==> flow/design.v <==
`timescale 1ns/1ps
module base2_alu #(
  parameter LAT_BIN = 1,   
  parameter LAT_DEC = 8,   
  parameter LAT_DUO = 6    
)(
  input  wire        clk,
  input  wire        rst,
  input  wire        start,
  input  wire [3:0]  opcode,
  input  wire [15:0] a,
  input  wire [15:0] b,
  output reg         busy,
  output reg         done,
  output reg  [31:0] result
);
  reg [7:0] countdown;
  wire [7:0] lat_sel =
      (opcode <= 4'd2) ? LAT_BIN :
      ((opcode <= 4'd5) ? LAT_DEC : LAT_DUO);
  wire [31:0] res_bin =
      (opcode==4'd0)   ? (a + b) :
      (opcode==4'd1)   ? (a - b) :
      (opcode==4'd2)   ? (a * b) :
      (opcode==4'd3)   ? (a + b) :
      (opcode==4'd4)   ? (a - b) :
      (opcode==4'd5) ? (a * 16'd10) :
      (opcode==4'd6) ? (a + b) :
      (opcode==4'd7) ? (a - b) :
      (opcode==4'd8)  ? (a * 16'd3) : 32'd0;
  always @(posedge clk) begin
    if (rst) begin
      busy <= 1'b0; done <= 1'b0; countdown <= 8'd0; result <= 32'd0;
    end else begin
      done <= 1'b0;
      if (start && !busy) begin
        busy      <= 1'b1;
        countdown <= (lat_sel==0) ? 1 : lat_sel;
      end else if (busy) begin
        if (countdown > 8'd1) begin
          countdown <= countdown - 8'd1;
        end else begin
          busy   <= 1'b0;
          done   <= 1'b1;
          result <= res_bin;
        end
      end
    end
  end
endmodule
`timescale 1ns/1ps
module base10_alu #(
  parameter LAT_DEC = 1,   
  parameter LAT_BIN = 6,   
  parameter LAT_DUO = 6    
)(
  input  wire        clk,
  input  wire        rst,
  input  wire        start,
  input  wire [3:0]  opcode,
  input  wire [15:0] a,
  input  wire [15:0] b,
  output reg         busy,
  output reg         done,
  output reg  [31:0] result
);
  reg [7:0] countdown;
  wire [7:0] lat_sel =
      ((opcode>=4'd3) && (opcode<=4'd5)) ? LAT_DEC :
      ((opcode<=4'd2) ? LAT_BIN : LAT_DUO);
  wire [31:0] res_bin =
      (opcode==4'd0)   ? (a + b) :
      (opcode==4'd1)   ? (a - b) :
      (opcode==4'd2)   ? (a * b) :
      (opcode==4'd3)   ? (a + b) :
      (opcode==4'd4)   ? (a - b) :
      (opcode==4'd5) ? (a * 16'd10) :
      (opcode==4'd6) ? (a + b) :
      (opcode==4'd7) ? (a - b) :
      (opcode==4'd8)  ? (a * 16'd3) : 32'd0;
  always @(posedge clk) begin
    if (rst) begin
      busy <= 1'b0; done <= 1'b0; countdown <= 8'd0; result <= 32'd0;
    end else begin
      done <= 1'b0;
      if (start && !busy) begin
        busy      <= 1'b1;
        countdown <= (lat_sel==0) ? 1 : lat_sel;
      end else if (busy) begin
        if (countdown > 8'd1) begin
          countdown <= countdown - 8'd1;
        end else begin
          busy   <= 1'b0;
          done   <= 1'b1;
          result <= res_bin;
        end
      end
    end
  end
endmodule
`timescale 1ns/1ps
module base12_alu #(
  parameter LAT_DUO = 1,   
  parameter LAT_BIN = 6,   
  parameter LAT_DEC = 8    
)(
  input  wire        clk,
  input  wire        rst,
  input  wire        start,
  input  wire [3:0]  opcode,
  input  wire [15:0] a,
  input  wire [15:0] b,
  output reg         busy,
  output reg         done,
  output reg  [31:0] result
);
  reg [7:0] countdown;
  wire [7:0] lat_sel =
      ((opcode>=4'd6) && (opcode<=4'd8)) ? LAT_DUO :
      ((opcode<=4'd2) ? LAT_BIN : LAT_DEC);
  wire [31:0] res_bin =
      (opcode==4'd0)   ? (a + b) :
      (opcode==4'd1)   ? (a - b) :
      (opcode==4'd2)   ? (a * b) :
      (opcode==4'd3)   ? (a + b) :
      (opcode==4'd4)   ? (a - b) :
      (opcode==4'd5) ? (a * 16'd10) :
      (opcode==4'd6) ? (a + b) :
      (opcode==4'd7) ? (a - b) :
      (opcode==4'd8)  ? (a * 16'd3) : 32'd0;
  always @(posedge clk) begin
    if (rst) begin
      busy <= 1'b0; done <= 1'b0; countdown <= 8'd0; result <= 32'd0;
    end else begin
      done <= 1'b0;
      if (start && !busy) begin
        busy      <= 1'b1;
        countdown <= (lat_sel==0) ? 1 : lat_sel;
      end else if (busy) begin
        if (countdown > 8'd1) begin
          countdown <= countdown - 8'd1;
        end else begin
          busy   <= 1'b0;
          done   <= 1'b1;
          result <= res_bin;
        end
      end
    end
  end
endmodule
`timescale 1ns/1ps
module router_extended #(
  parameter B2_LAT_BIN  = 1, B2_LAT_DEC  = 8, B2_LAT_DUO  = 6,
  parameter B10_LAT_DEC = 1, B10_LAT_BIN = 6, B10_LAT_DUO = 6,
  parameter B12_LAT_DUO = 1, B12_LAT_BIN = 6, B12_LAT_DEC = 8
)(
  input  wire        clk,
  input  wire        rst,
  input  wire        start,
  input  wire [2:0]  cond_sel,
  input  wire [3:0]  opcode,
  input  wire [15:0] op_a,
  input  wire [15:0] op_b,
  output reg         busy,
  output reg         done,
  output reg  [31:0] result
);
  localparam [1:0] ROUTE_SENTINEL = 2'd3;
  wire [1:0] forced_target = (cond_sel <= 3'd2) ? cond_sel[1:0] : ROUTE_SENTINEL;
  wire [1:0] full_router_target =
      (opcode <= 4'd2)   ? 2'd0 :
      (opcode <= 4'd5) ? 2'd1 :
                                  2'd2;
  localparam [1:0] DUO_FALLBACK_TARGET = (B10_LAT_DUO <= B2_LAT_DUO) ? 2'd1 : 2'd0;
  wire [1:0] router_210_target =
      (opcode <= 4'd2)   ? 2'd0 :
      (opcode <= 4'd5) ? 2'd1 :
                                  DUO_FALLBACK_TARGET;
  wire [1:0] routed_target =
      (forced_target != ROUTE_SENTINEL) ? forced_target :
      (cond_sel == 3'd3) ? full_router_target :
      (cond_sel == 3'd4) ? router_210_target :
                           full_router_target;  
  reg  start_b2, start_b10, start_b12;
  wire busy_b2, done_b2;   wire [31:0] res_b2;
  wire busy_b10, done_b10; wire [31:0] res_b10;
  wire busy_b12, done_b12; wire [31:0] res_b12;
  base2_alu #(.LAT_BIN(B2_LAT_BIN), .LAT_DEC(B2_LAT_DEC), .LAT_DUO(B2_LAT_DUO)) u_b2(
    .clk(clk), .rst(rst), .start(start_b2), .opcode(opcode), .a(op_a), .b(op_b),
    .busy(busy_b2), .done(done_b2), .result(res_b2)
  );
  base10_alu #(.LAT_DEC(B10_LAT_DEC), .LAT_BIN(B10_LAT_BIN), .LAT_DUO(B10_LAT_DUO)) u_b10(
    .clk(clk), .rst(rst), .start(start_b10), .opcode(opcode), .a(op_a), .b(op_b),
    .busy(busy_b10), .done(done_b10), .result(res_b10)
  );
  base12_alu #(.LAT_DUO(B12_LAT_DUO), .LAT_BIN(B12_LAT_BIN), .LAT_DEC(B12_LAT_DEC)) u_b12(
    .clk(clk), .rst(rst), .start(start_b12), .opcode(opcode), .a(op_a), .b(op_b),
    .busy(busy_b12), .done(done_b12), .result(res_b12)
  );
  localparam S_IDLE=0, S_WAIT=1;
  reg [0:0] st;
  always @(posedge clk) begin
    if (rst) begin
      st <= S_IDLE; busy <= 1'b0; done <= 1'b0;
      start_b2 <= 1'b0; start_b10 <= 1'b0; start_b12 <= 1'b0;
      result <= 32'd0;
    end else begin
      done <= 1'b0;
      start_b2 <= 1'b0; start_b10 <= 1'b0; start_b12 <= 1'b0;
      case (st)
        S_IDLE: begin
          if (start) begin
            busy <= 1'b1;
            if (routed_target==2'd0) start_b2  <= 1'b1;
            if (routed_target==2'd1) start_b10 <= 1'b1;
            if (routed_target==2'd2) start_b12 <= 1'b1;
            st <= S_WAIT;
          end
        end
        S_WAIT: begin
          if ( (routed_target==2'd0 && done_b2) ||
               (routed_target==2'd1 && done_b10) ||
               (routed_target==2'd2 && done_b12) ) begin
            result <= (routed_target==2'd0) ? res_b2 :
                      (routed_target==2'd1) ? res_b10 :
                                              res_b12;
            done   <= 1'b1;
            busy   <= 1'b0;
            st     <= S_IDLE;
          end
        end
      endcase
    end
  end
endmodule
=== Tool chain data of router_extended ===
The steps from the RTL of router_extended to its reports follow in flow order.
Lines are those of the file above, counted from 1.
Operators carry their Yosys type and port widths (W data, S select, Z words).
Library cell names are shortened.
The mark - stands for no value.

* Design top: router_extended
* Clock port: clk
* Standard-cell library: sky130hd
* Timing corner: tt_025C_1v80

=== After elaboration ===
Source: Yosys, flattened and elaborated, memories not mapped. Widths are those after wreduce. Registers that Yosys merges into a memory's read port (data or address) are not register bits. Print and check cells do not count. Equal cells are merged and count once.

* Bits in registers: 164
* Latch bits: 0
* Bits in writable memories: 0
* Memory bits (read-only): 0
* Clocked read ports x word width: 0
* Memories: 0
* Bits of input ports: 42
* Output and inout bits: 34
* Elaborated cells: 156

* $add $sub $neg: 5
* Multipliers: 3
* Divide/modulo/power cells: 0
* Magnitude comparators: 9
* Equal/unequal tests: 15
* Shifts and indexed selects: 0
* Multiplexer cells: 57
* Bitwise operators: 11
* Reduce/logical cells: 37

{| class="wikitable"
|+ Operators with widths
! operator !! number
|-
| $mul A16 B16 Y32 || 1
|-
| $mux W32 || 11
|-
| $mux W8 || 14
|-
| $mul A16 B3 Y19 const B || 1
|-
| $mul A16 B2 Y18 const B || 1
|-
| $sub A8 B1 Y8 const B || 3
|-
| $gt A8 B1 Y1 const B || 3
|-
| $logic_not A8 Y1 || 3
|-
| $mux W1 || 21
|-
| $add A16 B16 Y17 || 1
|-
| $sub A16 B16 Y17 || 1
|-
| $eq A4 B3 Y1 const B || 4
|-
| $reduce_bool A2 Y1 || 6
|-
| $reduce_or A3 Y1 || 4
|-
| $mux W2 || 6
|-
| $not A1 Y1 || 11
|-
| $reduce_and A2 Y1 || 5
|-
| $reduce_and A3 Y1 || 3
|-
| $logic_and A1 B1 Y1 || 8
|-
| $eq A4 B2 Y1 const B || 2
|-
| $mux W4 || 2
|-
| $ne A2 B2 Y1 const B || 2
|-
| $eq A4 B1 Y1 const B || 1
|-
| $ge A4 B2 Y1 const B || 1
|-
| $le A4 B2 Y1 const B || 1
|-
| $ge A4 B3 Y1 const B || 1
|-
| $le A4 B3 Y1 const B || 1
|-
| $le A4 B4 Y1 const B || 1
|}

Not listed: further kinds 14, cells in them 18.

=== Longest topological paths ===
Longest topological path by Yosys (ltp), each cell counted once; first at word level (registers and memories cut), then after technology mapping (sequential cells cut; the memories' decode and read muxes count).

* Depth after elaboration: 12
* ABC_AREA: 0
* Depth in mapped cells: 25
* Mapped depth without buffers: 24

=== Synthesis result ===
Yosys stat after the flow's synthesis: flattened, memories mapped to cells. It holds for the ABC_AREA given above (unset counts as 0); a run with the other value may have another netlist.

* Cell count: 2406
* Mapped area: 19447.4 µm²
* Flip-flop cells: 164
* Buffers: 122

{| class="wikitable"
|+ Cells by type
! cell !! number
|-
| fa_1 || 198
|-
| dfxtp_1 || 164
|-
| ha_1 || 186
|-
| nand2_1 || 312
|-
| inv_1 || 290
|-
| a21oi_1 || 165
|-
| nor2_1 || 201
|-
| and2_1 || 92
|-
| o21ai_0 || 98
|-
| mux2i_1 || 44
|-
| a211oi_1 || 58
|-
| xnor2_1 || 48
|-
| o211ai_1 || 50
|-
| clkbuf_1 || 97
|-
| xor2_1 || 33
|-
| nor3_1 || 34
|-
| o21a_1 || 20
|-
| a21o_1 || 19
|}

Other cell types: 62; their cells: 297.
By module: a second synthesis without flattening, with its own total; a netlist apart from the flattened one above.

* Cell total of the unflattened synthesis: 5625
* Area total of the unflattened synthesis: 45107.0 µm²

Rows give one instance, submodules left out.

{| class="wikitable"
|+ By module
! module !! instances !! cells !! area (µm²)
|-
| base2_alu || 1 || 1862 || 14720.4
|-
| base12_alu || 1 || 1795 || 14410.1
|-
| base10_alu || 1 || 1715 || 13942.1
|-
| router_extended || 1 || 253 || 2034.5
|}

=== Path before layout ===
Source: OpenSTA report_checks on the synthesized netlist (no wires, ideal clock, input and output delay 20% of the period each), path of least setup slack; recovery checks are left aside. Register names are those of the netlist, which keeps one name where synthesis merged equal registers.

* Path kind: in2reg
* Start: in op_b[1]
* End: reg u_b12.result[30]
* Period: 10000 ps
* External input delay: 2000 ps
* Library setup time: 70 ps
* Launch time at the first pin: 2000 ps
* Data arrival time: 7646 ps
* Slack: 2284 ps
* Delay of the path: 5716 ps
* Stages on the path: 21
* Period reached after synthesis: 7716 ps

"delay of the path" = arrival - input delay + setup time.
"stages on the path": output pins that drive a net of the path, with the launching flip-flop's if there is one; two outputs of one cell count as two.
"period reached after synthesis" is the clock period less the worst setup slack; recovery checks do not enter. This is arithmetic on one report: input and output delays are still those of the set period (20% each).
Between the ends stands the longest chain of elaborated cells between them, by number of cells; it is not shown to be the way that was timed. Of several equally long chains one is given.
Each line given opens the expression or statement behind the cell; cells for indexed reads and writes are added by Yosys, which also makes memories of some case tables.

* Cell sequence: clkbuf_1 > nand2_1 > fa_1 > fa_1 > fa_1 > fa_1 > inv_1 > fa_1 > inv_1 > fa_1 > inv_1 > ha_1 > a211oi_1 > o21ai_0 > a31oi_1 > o31ai_2 > a41oi_1 > o21ai_0 > and4_1 > or3_1 > a21oi_1
* Length of the longest elaborated chain: 9
* Elaborated cells between the ends (all ways): 10
* Those cells by class: add/sub: 1; mul: 1; mux: 8

{| class="wikitable"
|+ Ends and longest elaborated chain, post-synthesis
! element !! line !! source
|-
| start: declaration || 163 || <nowiki>input  wire [15:0] op_b,</nowiki>
|-
| $sub A16 B16 Y17 || 129 || <nowiki>(opcode==4'd7) ? (a - b) :</nowiki>
|-
| $mux W32 || 129 ||
|-
| $mux W32 || 128 || <nowiki>(opcode==4'd6) ? (a + b) :</nowiki>
|-
| $mux W32 || 127 || <nowiki>(opcode==4'd5) ? (a * 16'd10) :</nowiki>
|-
| $mux W32 || 126 || <nowiki>(opcode==4'd4)   ? (a - b) :</nowiki>
|-
| $mux W32 || 125 || <nowiki>(opcode==4'd3)   ? (a + b) :</nowiki>
|-
| $mux W32 || 124 || <nowiki>(opcode==4'd2)   ? (a * b) :</nowiki>
|-
| $mux W32 || 123 || <nowiki>(opcode==4'd1)   ? (a - b) :</nowiki>
|-
| $mux W32 || 122 || <nowiki>(opcode==4'd0)   ? (a + b) :</nowiki>
|-
| end: assignment || 133 || <nowiki>busy <= 1'b0; done <= 1'b0; countdown <= 8'd0; result <= 32'd0;</nowiki>
|-
| end: assignment || 145 || <nowiki>result <= res_bin;</nowiki>
|-
| end: declaration || 115 || <nowiki>output reg  [31:0] result</nowiki>
|}

=== Worst path after layout ===
From the final timing report of stored run 2: the path of least setup slack in the routed layout; clock arrival at registers is part of the times.
The report prints the path's times to 10 ps; the period is as set.

* Path kind: in2reg
* Start: in op_b[4]
* End: reg u_b2.result[18]
* Period: 8160 ps
* External input delay: 1630 ps
* Library setup time: 140 ps
* Launch time at the first pin: 1630 ps
* Data arrival time: 7340 ps
* Slack: 1110 ps
* Stages on the path: 25

Between the ends stands the longest chain of elaborated cells between them, by number of cells; it is not shown to be the way that was timed. Of several equally long chains one is given.

* Cell sequence: buf_8 > buf_6 > buf_12 > and2_4 > fa_1 > inv_2 > fa_1 > fa_2 > inv_2 > fa_2 > fa_1 > inv_2 > fa_1 > inv_2 > ha_4 > a211oi_4 > o21ai_2 > a31oi_4 > o31ai_4 > buf_12 > xnor2_2 > o21ai_1 > or4b_4 > nor2_4 > nor3_2
* Length of the longest elaborated chain: 9
* Elaborated cells between the ends (all ways): 10
* Those cells by class: add/sub: 1; mul: 1; mux: 8

{| class="wikitable"
|+ Ends and longest elaborated chain, after layout
! element !! line !! source
|-
| start: declaration || 163 || <nowiki>input  wire [15:0] op_b,</nowiki>
|-
| $sub A16 B16 Y17 || 29 || <nowiki>(opcode==4'd7) ? (a - b) :</nowiki>
|-
| $mux W32 || 29 ||
|-
| $mux W32 || 28 || <nowiki>(opcode==4'd6) ? (a + b) :</nowiki>
|-
| $mux W32 || 27 || <nowiki>(opcode==4'd5) ? (a * 16'd10) :</nowiki>
|-
| $mux W32 || 26 || <nowiki>(opcode==4'd4)   ? (a - b) :</nowiki>
|-
| $mux W32 || 25 || <nowiki>(opcode==4'd3)   ? (a + b) :</nowiki>
|-
| $mux W32 || 24 || <nowiki>(opcode==4'd2)   ? (a * b) :</nowiki>
|-
| $mux W32 || 23 || <nowiki>(opcode==4'd1)   ? (a - b) :</nowiki>
|-
| $mux W32 || 22 || <nowiki>(opcode==4'd0)   ? (a + b) :</nowiki>
|-
| end: assignment || 33 || <nowiki>busy <= 1'b0; done <= 1'b0; countdown <= 8'd0; result <= 32'd0;</nowiki>
|-
| end: assignment || 45 || <nowiki>result <= res_bin;</nowiki>
|-
| end: declaration || 15 || <nowiki>output reg  [31:0] result</nowiki>
|}

--- measured runs ---
Design router_extended on sky130hd. What follows are 3 stored runs of the flow, each under its own settings; their order means nothing. The constraints put input and output delay at 20% of the set period each and load the outputs with 0.01 pF.
"achieved clock period": clock period set for the run, less the worst setup slack. It is reckoned from that one timing run; input and output delays stay at 20% of the period that was set.
"worst setup path time" = time allowed to the worst setup path (clock period - input delay - output delay, where it has them) - its slack; a late launch clock adds to it, a late capture clock takes from it.
"power": no workload was simulated; the value follows from the tool's default switching activity.
"worst setup path time" is known to 10 ps.

Stored run 1
==> flow/run.sh <==
#!/bin/bash
# the make line also repeats the synthesis and layout settings of config.mk as NAME=value (left out here)
make -C /OpenROAD-flow-scripts/flow DESIGN_CONFIG=/design/flow/config.mk WORK_HOME=/design/flow/orfs CLKGATE_MAP_FILE= finish
==> flow/config.mk <==
export PLATFORM = sky130hd
export DESIGN_NAME = router_extended
export DESIGN_NICKNAME = router_extended
export VERILOG_FILES = /design/flow/design.v
export SDC_FILE = /design/flow/constraint.sdc
export NUM_CORES = 4
export LEC_CHECK = 0
export CAP_MARGIN = 20
export CELL_PAD_IN_SITES_DETAIL_PLACEMENT = 1
export CELL_PAD_IN_SITES_GLOBAL_PLACEMENT = 2
export CORE_ASPECT_RATIO = 1.81
export CORE_MARGIN = 2
export CORE_UTILIZATION = 60
export CTS_CLUSTER_DIAMETER = 93
export CTS_CLUSTER_SIZE = 92
export GPL_ROUTABILITY_DRIVEN = 1
export GPL_TIMING_DRIVEN = 0
export HOLD_SLACK_MARGIN = 0.16
export MAX_ROUTING_LAYER = met5
export MIN_ROUTING_LAYER = met1
export PLACE_DENSITY_LB_ADDON = 0.1
export SETUP_SLACK_MARGIN = 0.92
export SLEW_MARGIN = 20
export TNS_END_PERCENT = 5
==> flow/constraint.sdc <==
create_clock -name core_clock -period 15.8 [get_ports {clk}]
set_input_delay 3.1600 -clock core_clock [delete_from_list [all_inputs] [get_ports {clk}]]
set_output_delay 3.1600 -clock core_clock [all_outputs]
set_load 0.01 [all_outputs]

==> results of stored run 1 <==
did not finish, placement stopped with FLW-0024

Stored run 2
==> flow/run.sh <==
#!/bin/bash
# the make line also repeats the synthesis and layout settings of config.mk as NAME=value (left out here)
make -C /OpenROAD-flow-scripts/flow DESIGN_CONFIG=/design/flow/config.mk WORK_HOME=/design/flow/orfs CLKGATE_MAP_FILE= finish
==> flow/config.mk <==
export PLATFORM = sky130hd
export DESIGN_NAME = router_extended
export DESIGN_NICKNAME = router_extended
export VERILOG_FILES = /design/flow/design.v
export SDC_FILE = /design/flow/constraint.sdc
export NUM_CORES = 4
export LEC_CHECK = 0
export CAP_MARGIN = 20
export CELL_PAD_IN_SITES_DETAIL_PLACEMENT = 0
export CELL_PAD_IN_SITES_GLOBAL_PLACEMENT = 3
export CORE_MARGIN = 7
export CORE_UTILIZATION = 40
export CTS_CLUSTER_DIAMETER = 395
export GPL_ROUTABILITY_DRIVEN = 0
export MAX_ROUTING_LAYER = met4
export PLACE_DENSITY_LB_ADDON = 0.13
export SETUP_SLACK_MARGIN = 2.31
export SLEW_MARGIN = 40
==> flow/constraint.sdc <==
create_clock -name core_clock -period 8.16 [get_ports {clk}]
set_input_delay 1.6320 -clock core_clock [delete_from_list [all_inputs] [get_ports {clk}]]
set_output_delay 1.6320 -clock core_clock [all_outputs]
set_load 0.01 [all_outputs]

==> results of stored run 2 <==
chip area after synthesis (Yosys): 19447.4 µm²
die area: 54987.9 µm²
standard-cell area of the final layout: 23889.2 µm²
utilization: 49.9%
worst setup slack after layout: 1109 ps
total negative slack: 0 ps
worst hold slack: 447 ps
power: 9617 uW
achieved clock period: 7051 ps
worst setup path time: 5420 ps
worst setup path kind: in2reg

Stored run 3
==> flow/run.sh <==
#!/bin/bash
# the make line also repeats the synthesis and layout settings of config.mk as NAME=value (left out here)
make -C /OpenROAD-flow-scripts/flow DESIGN_CONFIG=/design/flow/config.mk WORK_HOME=/design/flow/orfs CLKGATE_MAP_FILE= finish
==> flow/config.mk <==
export PLATFORM = sky130hd
export DESIGN_NAME = router_extended
export DESIGN_NICKNAME = router_extended
export VERILOG_FILES = /design/flow/design.v
export SDC_FILE = /design/flow/constraint.sdc
export NUM_CORES = 4
export LEC_CHECK = 0
export CAP_MARGIN = 20
export CELL_PAD_IN_SITES_GLOBAL_PLACEMENT = 3
export CORE_ASPECT_RATIO = 1.81
export CORE_MARGIN = 2
export CORE_UTILIZATION = 34
export CTS_CLUSTER_DIAMETER = 255
export GPL_ROUTABILITY_DRIVEN = 1
export MIN_ROUTING_LAYER = met2
export PLACE_DENSITY_LB_ADDON = 0.1
export SETUP_SLACK_MARGIN = 2.03
export SLEW_MARGIN = 40
==> flow/constraint.sdc <==
create_clock -name core_clock -period 7.57 [get_ports {clk}]
set_input_delay 1.5140 -clock core_clock [delete_from_list [all_inputs] [get_ports {clk}]]
set_output_delay 1.5140 -clock core_clock [all_outputs]
set_load 0.01 [all_outputs]

==> results of stored run 3 <==
chip area after synthesis (Yosys): 19447.4 µm²
die area: 59211.8 µm²
standard-cell area of the final layout: 25451.9 µm²
utilization: 44.8%
worst setup slack after layout: 749 ps
total negative slack: 0 ps
worst hold slack: 449 ps
power: 11786 uW
achieved clock period: 6821 ps
worst setup path time: 5310 ps
worst setup path kind: in2reg
--- end ---
